==> flow/design.v <==
module ALU(Ain,Bin,ALUop,out,Z);
input [15:0] Ain, Bin;
input [1:0] ALUop;
output [15:0] out;
output Z;
assign out = (ALUop == 2'b00) ? (Ain + Bin) : (ALUop == 2'b01) ? (Ain - Bin) : (ALUop == 2'b10) ? (Ain & Bin) : (~Bin) ;
assign Z =  (out == 16'b0000000000000000) ?  1'b1 : 1'b0;
endmodule
module regfile(data_in,writenum,write,readnum,clk,data_out);
input [15:0] data_in;
input [2:0] writenum, readnum;
input write, clk;
output [15:0] data_out;
reg [15:0] R[7:0];  
reg [15:0] data_out;
always_ff @ (posedge clk)
begin 
if (write)  
    R[writenum] <= data_in;   
end  
assign data_out = R[readnum];  
endmodule
module shifter(in,shift,sout);
input [15:0] in;
input [1:0] shift;
output [15:0] sout;
reg [15:0] sout;
always_comb 
begin 
    if (shift == 2'b00)
        sout = in;
    else if (shift == 2'b01)
        sout = in << 1;
    else if (shift == 2'b10)
        sout = in >> 1;
    else if (shift == 2'b11)
    begin
      sout = in >> 1;
      sout[15] = in[15];
    end 
    else 
    sout = 16'bxxxxxxxxxxxxxxxx;
end 
endmodule
module datapath (clk, writenum, readnum, write, datapath_in, vsel, loada, loadb, loadc, shift, asel, bsel, ALUop, loads, Z_out, datapath_out);
input write, clk, loada, loadb, loadc, asel, bsel, loads, vsel;
input [1:0] ALUop, shift;
input [2:0] writenum, readnum;
input [15:0] datapath_in;
output Z_out;
output [15:0] datapath_out;
wire [15:0] data_in;
reg[15:0] aloaded, in;
wire [15:0] Bin, Ain;
reg Z_out;
reg [15:0] datapath_out;
wire [15:0] data_out, sout, out;
wire Z;
assign data_in = vsel ? datapath_in : datapath_out;  
regfile REGFILE(data_in, writenum, write, readnum, clk, data_out);  
always_ff @(posedge clk)  
begin
if (loada == 1) 
begin
 aloaded <= data_out ;
end
end 
always_ff @(posedge clk)  
begin
if (loadb == 1) 
begin
 in <= data_out ;
end
end 
shifter SHIFTER(in,shift,sout);
assign Bin = bsel ? ({11'b0, datapath_in[4:0]}) : sout ;  
assign Ain = asel ? (16'b0000000000000000) : aloaded ;
ALU alu(Ain,Bin,ALUop,out,Z);  
always_ff @(posedge clk)  
begin
if (loads == 1) 
begin
 Z_out <= Z ;
end
end 
always_ff @(posedge clk)  
begin
if (loadc == 1) 
begin
 datapath_out <= out ;
end
end 
endmodule 
Memo
Re: synthesis data of datapath

From RTL to reports: datapath
Each step is given for the RTL above and for the edited RTL.
Lines under "before" count in the file above, lines under "after" in the edited file.
"change": "after" minus "before" as printed here. "rel. change": 100 x difference / "before".
A cell with - has no value.

inputs
  design top = datapath
  clock input = clk
  standard-cell library = sky130hd
  library corner = tt_025C_1v80

Edit of the RTL
The edit as a unified diff against the file above.
The edit is scripted: it alters the design's behaviour and was not made to optimise anything.

begin of diff
@@ -49,10 +49,10 @@
 input [15:0] datapath_in;
 output Z_out;
-output [15:0] datapath_out;
+output [14:0] datapath_out;
 wire [15:0] data_in;
 reg[15:0] aloaded, in;
 wire [15:0] Bin, Ain;
 reg Z_out;
-reg [15:0] datapath_out;
+reg [14:0] datapath_out;
 wire [15:0] data_out, sout, out;
 wire Z;
end of diff

Elaborated design
Source: Yosys, flattened and elaborated, memories not mapped. Widths are those after wreduce; folded enables and synchronous resets count as part of the registers. Registers that Yosys merges into a memory's read port (data or address) are not register bits. Print and check cells do not count. Equal cells are merged and count once.
Memory sizes are those after Yosys's memory passes, which may raise the word count (mostly to a power of two), join words into wider ones and drop unused or constant bits.

storage and ports
  item                   before  after  change  rel. change (%)
  register bits          49      48     -1      -2.04
  RAM bits               128     128    0       0.00
  memories               1       1      0       0.00
  bits of input ports    35      35     0       0.00
  output and inout bits  17      16     -1      -5.88

memory list
  item                                     before                after
  words x width with read and write ports  REGFILE.R 8x16 r1 w1  REGFILE.R 8x16 r1 w1

operators by class
  item                              before  after  change  rel. change (%)
  add/sub/neg operators             2       2      0       0.00
  equal/unequal tests               5       5      0       0.00
  multiplexer cells                 15      15     0       0.00
  bitwise logic cells               2       2      0       0.00
  reductions and logical operators  3       3      0       0.00

operators by type and width
  kind                                          before  after  change  rel. change (%)
  two-way mux 16 bit                            10      10     0       0.00
  equality test 2 bit with constant B           3       3      0       0.00
  two-way mux 1 bit                             3       3      0       0.00
  equality test 2 x 1 -> 1 bit with constant B  2       2      0       0.00
  logical NOT 2 bit                             2       2      0       0.00
  adder 16 bit                                  1       1      0       0.00
  AND 16 bit                                    1       1      0       0.00
  logical NOT 16 bit                            1       1      0       0.00
  two-way mux 15 bit                            1       1      0       0.00
  two-way mux 3 bit                             1       1      0       0.00
  inverter 16 bit                               1       1      0       0.00
  subtractor 16 bit                             1       1      0       0.00

Longest topological paths
Depth = most cells in a row (Yosys ltp): at word level without a register or memory, in the mapped netlist without a sequential cell, where the memories' decode and read muxes count.

logic depth
  item                           before  after  change  rel. change (%)
  depth in word-level cells      12      12     0       0.00
  ABC_AREA                       0       0      -       -
  gate-level depth with buffers  18      17     -1      -5.56
  mapped depth without buffers   15      15     0       0.00

Netlist
Source: synth_stat.txt of the flow (Yosys; design flattened, memories mapped). It holds for the ABC_AREA given above (unset counts as 0); a run with the other value may have another netlist.

cell types
  cell                       before  after  change  rel. change (%)
  sky130_fd_sc_hd__a21oi_1   30      49     +19     +63.33
  sky130_fd_sc_hd__nand2_1   33      45     +12     +36.36
  sky130_fd_sc_hd__clkbuf_1  21      29     +8      +38.10
  sky130_fd_sc_hd__nor2_1    50      44     -6      -12.00
  sky130_fd_sc_hd__o21ai_0   23      29     +6      +26.09
  sky130_fd_sc_hd__a211oi_1  2       8      +6      +300.00
  sky130_fd_sc_hd__nand4_1   0       6      +6      -
  sky130_fd_sc_hd__mux2_2    37      41     +4      +10.81
  sky130_fd_sc_hd__mux2i_1   19      15     -4      -21.05
  sky130_fd_sc_hd__nand3_1   15      11     -4      -26.67
  sky130_fd_sc_hd__nor3_1    14      18     +4      +28.57
  sky130_fd_sc_hd__nor4_1    1       5      +4      +400.00
  sky130_fd_sc_hd__nand4b_1  0       4      +4      -
  sky130_fd_sc_hd__inv_1     27      30     +3      +11.11
  sky130_fd_sc_hd__nor2b_1   21      24     +3      +14.29
  sky130_fd_sc_hd__o211ai_1  7       10     +3      +42.86
  sky130_fd_sc_hd__a21o_1    6       3      -3      -50.00
  sky130_fd_sc_hd__nand3b_1  4       1      -3      -75.00

Not every row of either side is listed.

mapped netlist
  item                            before     after      change      rel. change (%)
  standard cells after synthesis  664        719        +55         +8.28
  chip area (Yosys) (mm^2)        0.0091913  0.0094015  +0.0002102  +2.29
  mapped flip-flops               177        176        -1          -0.56
  buffer cells                    34         41         +7          +20.59

By module: a second synthesis without flattening, with its own total; a netlist apart from the flattened one above.

unflattened totals
  item                                            before     after      change      rel. change (%)
  cell total of the unflattened synthesis         688        687        -1          -0.15
  area total of the unflattened synthesis (mm^2)  0.0095442  0.0095066  -0.0000376  -0.39

Each row is one instance without its submodules.

modules, before
  module    times used  cells  area (mm^2)  seq. area (mm^2)
  regfile   1           198    0.0049735    0.0038437
  ALU       1           336    0.0022559    0
  datapath  1           102    0.0019744    0.0014714
  shifter   1           52     0.0003403    0

modules, after
  module    times used  cells  area (mm^2)  seq. area (mm^2)
  regfile   1           198    0.0049735    0.0038437
  ALU       1           336    0.0022559    0
  datapath  1           101    0.0019369    0.0014414
  shifter   1           52     0.0003403    0

Timing after synthesis
Source: OpenSTA report_checks on the synthesized netlist (no wires, ideal clock, input and output delay 20% of the period each), path of least setup slack; recovery checks are left aside. Register names are those of the netlist, which keeps one name where synthesis merged equal registers.

path post-synthesis
  item                           before                   after                    change  rel. change (%)
  path type                      input port to flip-flop  input port to flip-flop  -       -
  from                           input port shift[0]      input port shift[0]      -       -
  to                             register Z_out           register Z_out           -       -
  period (ns)                    5.5                      5.5                      0.0     0.00
  input delay (ns)               1.100                    1.100                    0.000   0.00
  library setup time (ns)        0.170                    0.170                    0.000   -
  arrival (ns)                   5.107                    4.361                    -0.746  -14.61
  slack (ns)                     0.223                    0.969                    +0.746  -
  delay of the path (ns)         4.177                    3.431                    -0.746  -17.86
  stages                         16                       16                       0       0.00
  buffers on the path            1                        1                        0       0.00
  synthesis period reached (ns)  5.277                    4.531                    -0.746  -14.14

"delay of the path" is the arrival time less input delay plus setup time.
"stages": output pins that drive a net of the path, with the launching flip-flop's if there is one; two outputs of one cell count as two.
"synthesis period reached" = period - worst setup slack (recovery checks aside). The figure is calculated, with input and output delays left at 20% of the set period.
Between the ends stands the longest chain of elaborated cells between them, by number of cells; it is not shown to be the way that was timed. Of several equally long chains one is given.
A line is the first line of the expression or statement that the cell stems from. Yosys adds cells for indexed reads and writes and turns some case tables into memories.

between the ends, post-synthesis, before
  cell sequence = sky130_fd_sc_hd__buf_6 -> sky130_fd_sc_hd__or3b_4 -> sky130_fd_sc_hd__a2bb2oi_2 -> sky130_fd_sc_hd__ha_1 -> sky130_fd_sc_hd__inv_1 -> sky130_fd_sc_hd__fa_1 -> sky130_fd_sc_hd__a21o_1 -> sky130_fd_sc_hd__a311oi_1 -> sky130_fd_sc_hd__o22ai_2 -> sky130_fd_sc_hd__o41ai_2 -> sky130_fd_sc_hd__o31ai_1 -> sky130_fd_sc_hd__mux2_4 -> sky130_fd_sc_hd__a211o_1 -> sky130_fd_sc_hd__or4_1 -> sky130_fd_sc_hd__or4_1 -> sky130_fd_sc_hd__nor4_2
  cells in the longest elaborated chain = 12
  elaborated cells on any way between the ends = 19
  source lines of those cells = 7
  classes of those cells = add/sub (2); eq/ne (3); mux (10); logic (2); reduce/logical (2)

ends and longest elaborated chain, post-synthesis, before
  item                   RTL line  RTL
  from (decl)            47        input [1:0] ALUop, shift;
  equality test 2 bit    36        else if (shift == 2'b11)
  two-way mux 15 bit     36
  two-way mux 16 bit     34        else if (shift == 2'b10)
  two-way mux 16 bit     32        else if (shift == 2'b01)
  two-way mux 16 bit     30        if (shift == 2'b00)
  two-way mux 16 bit     76        assign Bin = bsel ? ({11'b0, datapath_in[4:0]}) : sout ;
  inverter 16 bit        6         assign out = (ALUop == 2'b00) ? (Ain + Bin) : (ALUop == 2'b01) ? (Ain - Bin) : (ALUop == 2'b10) ? (Ain & Bin) ...
  two-way mux 16 bit x3  6
  logical NOT 16 bit     7         assign Z =  (out == 16'b0000000000000000) ?  1'b1 : 1'b0;
  two-way mux 1 bit      7
  to (assign)            83        Z_out <= Z ;
  to (decl)              50        output Z_out;

between the ends, post-synthesis, after
  cell sequence = sky130_fd_sc_hd__buf_6 -> sky130_fd_sc_hd__mux2_2 -> sky130_fd_sc_hd__nand2_1 -> sky130_fd_sc_hd__a21oi_1 -> sky130_fd_sc_hd__a21oi_1 -> sky130_fd_sc_hd__inv_1 -> sky130_fd_sc_hd__ha_1 -> sky130_fd_sc_hd__a211oi_1 -> sky130_fd_sc_hd__a2111o_1 -> sky130_fd_sc_hd__a21oi_2 -> sky130_fd_sc_hd__maj3_1 -> sky130_fd_sc_hd__o311a_1 -> sky130_fd_sc_hd__o41ai_1 -> sky130_fd_sc_hd__xor2_1 -> sky130_fd_sc_hd__o221ai_1 -> sky130_fd_sc_hd__nor4_2
  cells in the longest elaborated chain = 12
  elaborated cells on any way between the ends = 19
  source lines of those cells = 7
  classes of those cells = add/sub (2); eq/ne (3); mux (10); logic (2); reduce/logical (2)

ends and longest elaborated chain, post-synthesis, after
  item                   RTL line  RTL
  from (decl)            47        input [1:0] ALUop, shift;
  equality test 2 bit    36        else if (shift == 2'b11)
  two-way mux 15 bit     36
  two-way mux 16 bit     34        else if (shift == 2'b10)
  two-way mux 16 bit     32        else if (shift == 2'b01)
  two-way mux 16 bit     30        if (shift == 2'b00)
  two-way mux 16 bit     76        assign Bin = bsel ? ({11'b0, datapath_in[4:0]}) : sout ;
  inverter 16 bit        6         assign out = (ALUop == 2'b00) ? (Ain + Bin) : (ALUop == 2'b01) ? (Ain - Bin) : (ALUop == 2'b10) ? (Ain & Bin) ...
  two-way mux 16 bit x3  6
  logical NOT 16 bit     7         assign Z =  (out == 16'b0000000000000000) ?  1'b1 : 1'b0;
  two-way mux 1 bit      7
  to (assign)            83        Z_out <= Z ;
  to (decl)              50        output Z_out;

Worst path after layout
Path of least setup slack in the final report of each run of pair 1 (OpenROAD, finished layout, wires in). Where an end is a register, its clock arrival counts in the times.

path post-layout
  item                     before                   after                    change  rel. change (%)
  path type                input port to flip-flop  input port to flip-flop  -       -
  from                     input port bsel          input port shift[0]      -       -
  to                       register Z_out           register Z_out           -       -
  period (ns)              5.5                      5.5                      0.0     0.00
  input delay (ns)         1.10                     1.10                     0.00    0.00
  library setup time (ns)  0.17                     0.16                     -0.01   -
  arrival (ns)             5.49                     5.26                     -0.23   -4.19
  slack (ns)               0.26                     0.48                     +0.22   -
  stages                   16                       18                       +2      +12.50
  buffers on the path      3                        5                        +2      +66.67

Between the ends stands the longest chain of elaborated cells between them, by number of cells; it is not shown to be the way that was timed. Of several equally long chains one is given.

between the ends, post-layout, before
  cell sequence = sky130_fd_sc_hd__clkdlybuf4s50_1 -> sky130_fd_sc_hd__inv_1 -> sky130_fd_sc_hd__buf_4 -> sky130_fd_sc_hd__mux2i_1 -> sky130_fd_sc_hd__ha_1 -> sky130_fd_sc_hd__a21o_1 -> sky130_fd_sc_hd__buf_4 -> sky130_fd_sc_hd__o211ai_1 -> sky130_fd_sc_hd__o22ai_2 -> sky130_fd_sc_hd__o41ai_4 -> sky130_fd_sc_hd__o31ai_2 -> sky130_fd_sc_hd__mux2_4 -> sky130_fd_sc_hd__a211o_1 -> sky130_fd_sc_hd__or4_1 -> sky130_fd_sc_hd__or4_4 -> sky130_fd_sc_hd__nor4_2
  cells in the longest elaborated chain = 7
  elaborated cells on any way between the ends = 10
  source lines of those cells = 3
  classes of those cells = add/sub (2); mux (5); logic (2); reduce/logical (1)

ends and longest elaborated chain, post-layout, before
  item                   RTL line  RTL
  from (decl)            46        input write, clk, loada, loadb, loadc, asel, bsel, loads, vsel;
  two-way mux 16 bit     76        assign Bin = bsel ? ({11'b0, datapath_in[4:0]}) : sout ;
  inverter 16 bit        6         assign out = (ALUop == 2'b00) ? (Ain + Bin) : (ALUop == 2'b01) ? (Ain - Bin) : (ALUop == 2'b10) ? (Ain & Bin) ...
  two-way mux 16 bit x3  6
  logical NOT 16 bit     7         assign Z =  (out == 16'b0000000000000000) ?  1'b1 : 1'b0;
  two-way mux 1 bit      7
  to (assign)            83        Z_out <= Z ;
  to (decl)              50        output Z_out;

between the ends, post-layout, after
  cell sequence = sky130_fd_sc_hd__clkdlybuf4s50_1 -> sky130_fd_sc_hd__buf_4 -> sky130_fd_sc_hd__buf_4 -> sky130_fd_sc_hd__mux2_2 -> sky130_fd_sc_hd__nand2_1 -> sky130_fd_sc_hd__a21oi_1 -> sky130_fd_sc_hd__ha_1 -> sky130_fd_sc_hd__buf_4 -> sky130_fd_sc_hd__nor2_1 -> sky130_fd_sc_hd__o21ai_0 -> sky130_fd_sc_hd__buf_4 -> sky130_fd_sc_hd__a21oi_1 -> sky130_fd_sc_hd__o21ai_0 -> sky130_fd_sc_hd__o311a_1 -> sky130_fd_sc_hd__o41ai_1 -> sky130_fd_sc_hd__xor2_1 -> sky130_fd_sc_hd__o221ai_1 -> sky130_fd_sc_hd__nor4_2
  cells in the longest elaborated chain = 12
  elaborated cells on any way between the ends = 19
  source lines of those cells = 7
  classes of those cells = add/sub (2); eq/ne (3); mux (10); logic (2); reduce/logical (2)

ends and longest elaborated chain, post-layout, after
  item                   RTL line  RTL
  from (decl)            47        input [1:0] ALUop, shift;
  equality test 2 bit    36        else if (shift == 2'b11)
  two-way mux 15 bit     36
  two-way mux 16 bit     34        else if (shift == 2'b10)
  two-way mux 16 bit     32        else if (shift == 2'b01)
  two-way mux 16 bit     30        if (shift == 2'b00)
  two-way mux 16 bit     76        assign Bin = bsel ? ({11'b0, datapath_in[4:0]}) : sout ;
  inverter 16 bit        6         assign out = (ALUop == 2'b00) ? (Ain + Bin) : (ALUop == 2'b01) ? (Ain - Bin) : (ALUop == 2'b10) ? (Ain & Bin) ...
  two-way mux 16 bit x3  6
  logical NOT 16 bit     7         assign Z =  (out == 16'b0000000000000000) ?  1'b1 : 1'b0;
  two-way mux 1 bit      7
  to (assign)            83        Z_out <= Z ;
  to (decl)              50        output Z_out;

Measured runs
Runs of the flow (Yosys, OpenROAD) on both versions; the two runs of a pair have the same settings. The constraints put input and output delay at 20% of the set period each and load the outputs with 0.01 pF.

settings, pair 1
  CORE_UTILIZATION = 40
  period_ns = 5.5
  CAP_MARGIN = 20
  CORE_MARGIN = 2
  SLEW_MARGIN = 20

measured results, pair 1
  item                                           before     after      change      rel. change (%)
  synthesized cell area (mm^2)                   0.0091913  0.0094015  +0.0002102  +2.29
  full die area (mm^2)                           0.0242067  0.0247464  +0.0005397  +2.23
  standard-cell area of the final layout (mm^2)  0.0112208  0.0109618  -0.0002590  -2.31
  utilization                                    0.497      0.471      -0.026      -
  setup slack of the worst path (ns)             0.259      0.485      +0.226      -
  final setup TNS (ns)                           0.000      0.000      0.000       -
  total power of the final layout (W)            0.003473   0.003364   -0.000109   -3.14
  period achieved (ns)                           5.241      5.015      -0.226      -4.31

settings, pair 2
  CAP_MARGIN = 35
  CORE_ASPECT_RATIO = 0.61
  CORE_MARGIN = 10
  CORE_UTILIZATION = 18
  CTS_CLUSTER_DIAMETER = 254
  GPL_ROUTABILITY_DRIVEN = 0
  MAX_ROUTING_LAYER = met5
  MIN_ROUTING_LAYER = met2
  PLACE_DENSITY_LB_ADDON = 0.22
  SETUP_SLACK_MARGIN = -0.35
  SLEW_MARGIN = 5
  period_ns = 5.65

measured results, pair 2
  item                                           before     after      change      rel. change (%)
  synthesized cell area (mm^2)                   0.0091913  0.0094015  +0.0002102  +2.29
  full die area (mm^2)                           0.0607793  0.0620525  +0.0012732  +2.09
  standard-cell area of the final layout (mm^2)  0.0117137  0.0115648  -0.0001489  -1.27
  utilization                                    0.233      0.224      -0.009      -
  setup slack of the worst path (ns)             -0.131     0.104      +0.235      -
  final setup TNS (ns)                           -0.244     0.000      +0.244      -
  total power of the final layout (W)            0.003436   0.003386   -0.000050   -1.46
  period achieved (ns)                           5.781      5.546      -0.235      -4.07

"period achieved": clock period set for the run, less the worst setup slack. It is reckoned from that one timing run; input and output delays stay at 20% of the period that was set.
By "total power of the final layout" is meant OpenSTA's value without simulated activity: inputs other than the clock are taken to toggle once in ten clock periods, and the tool carries that through the logic.
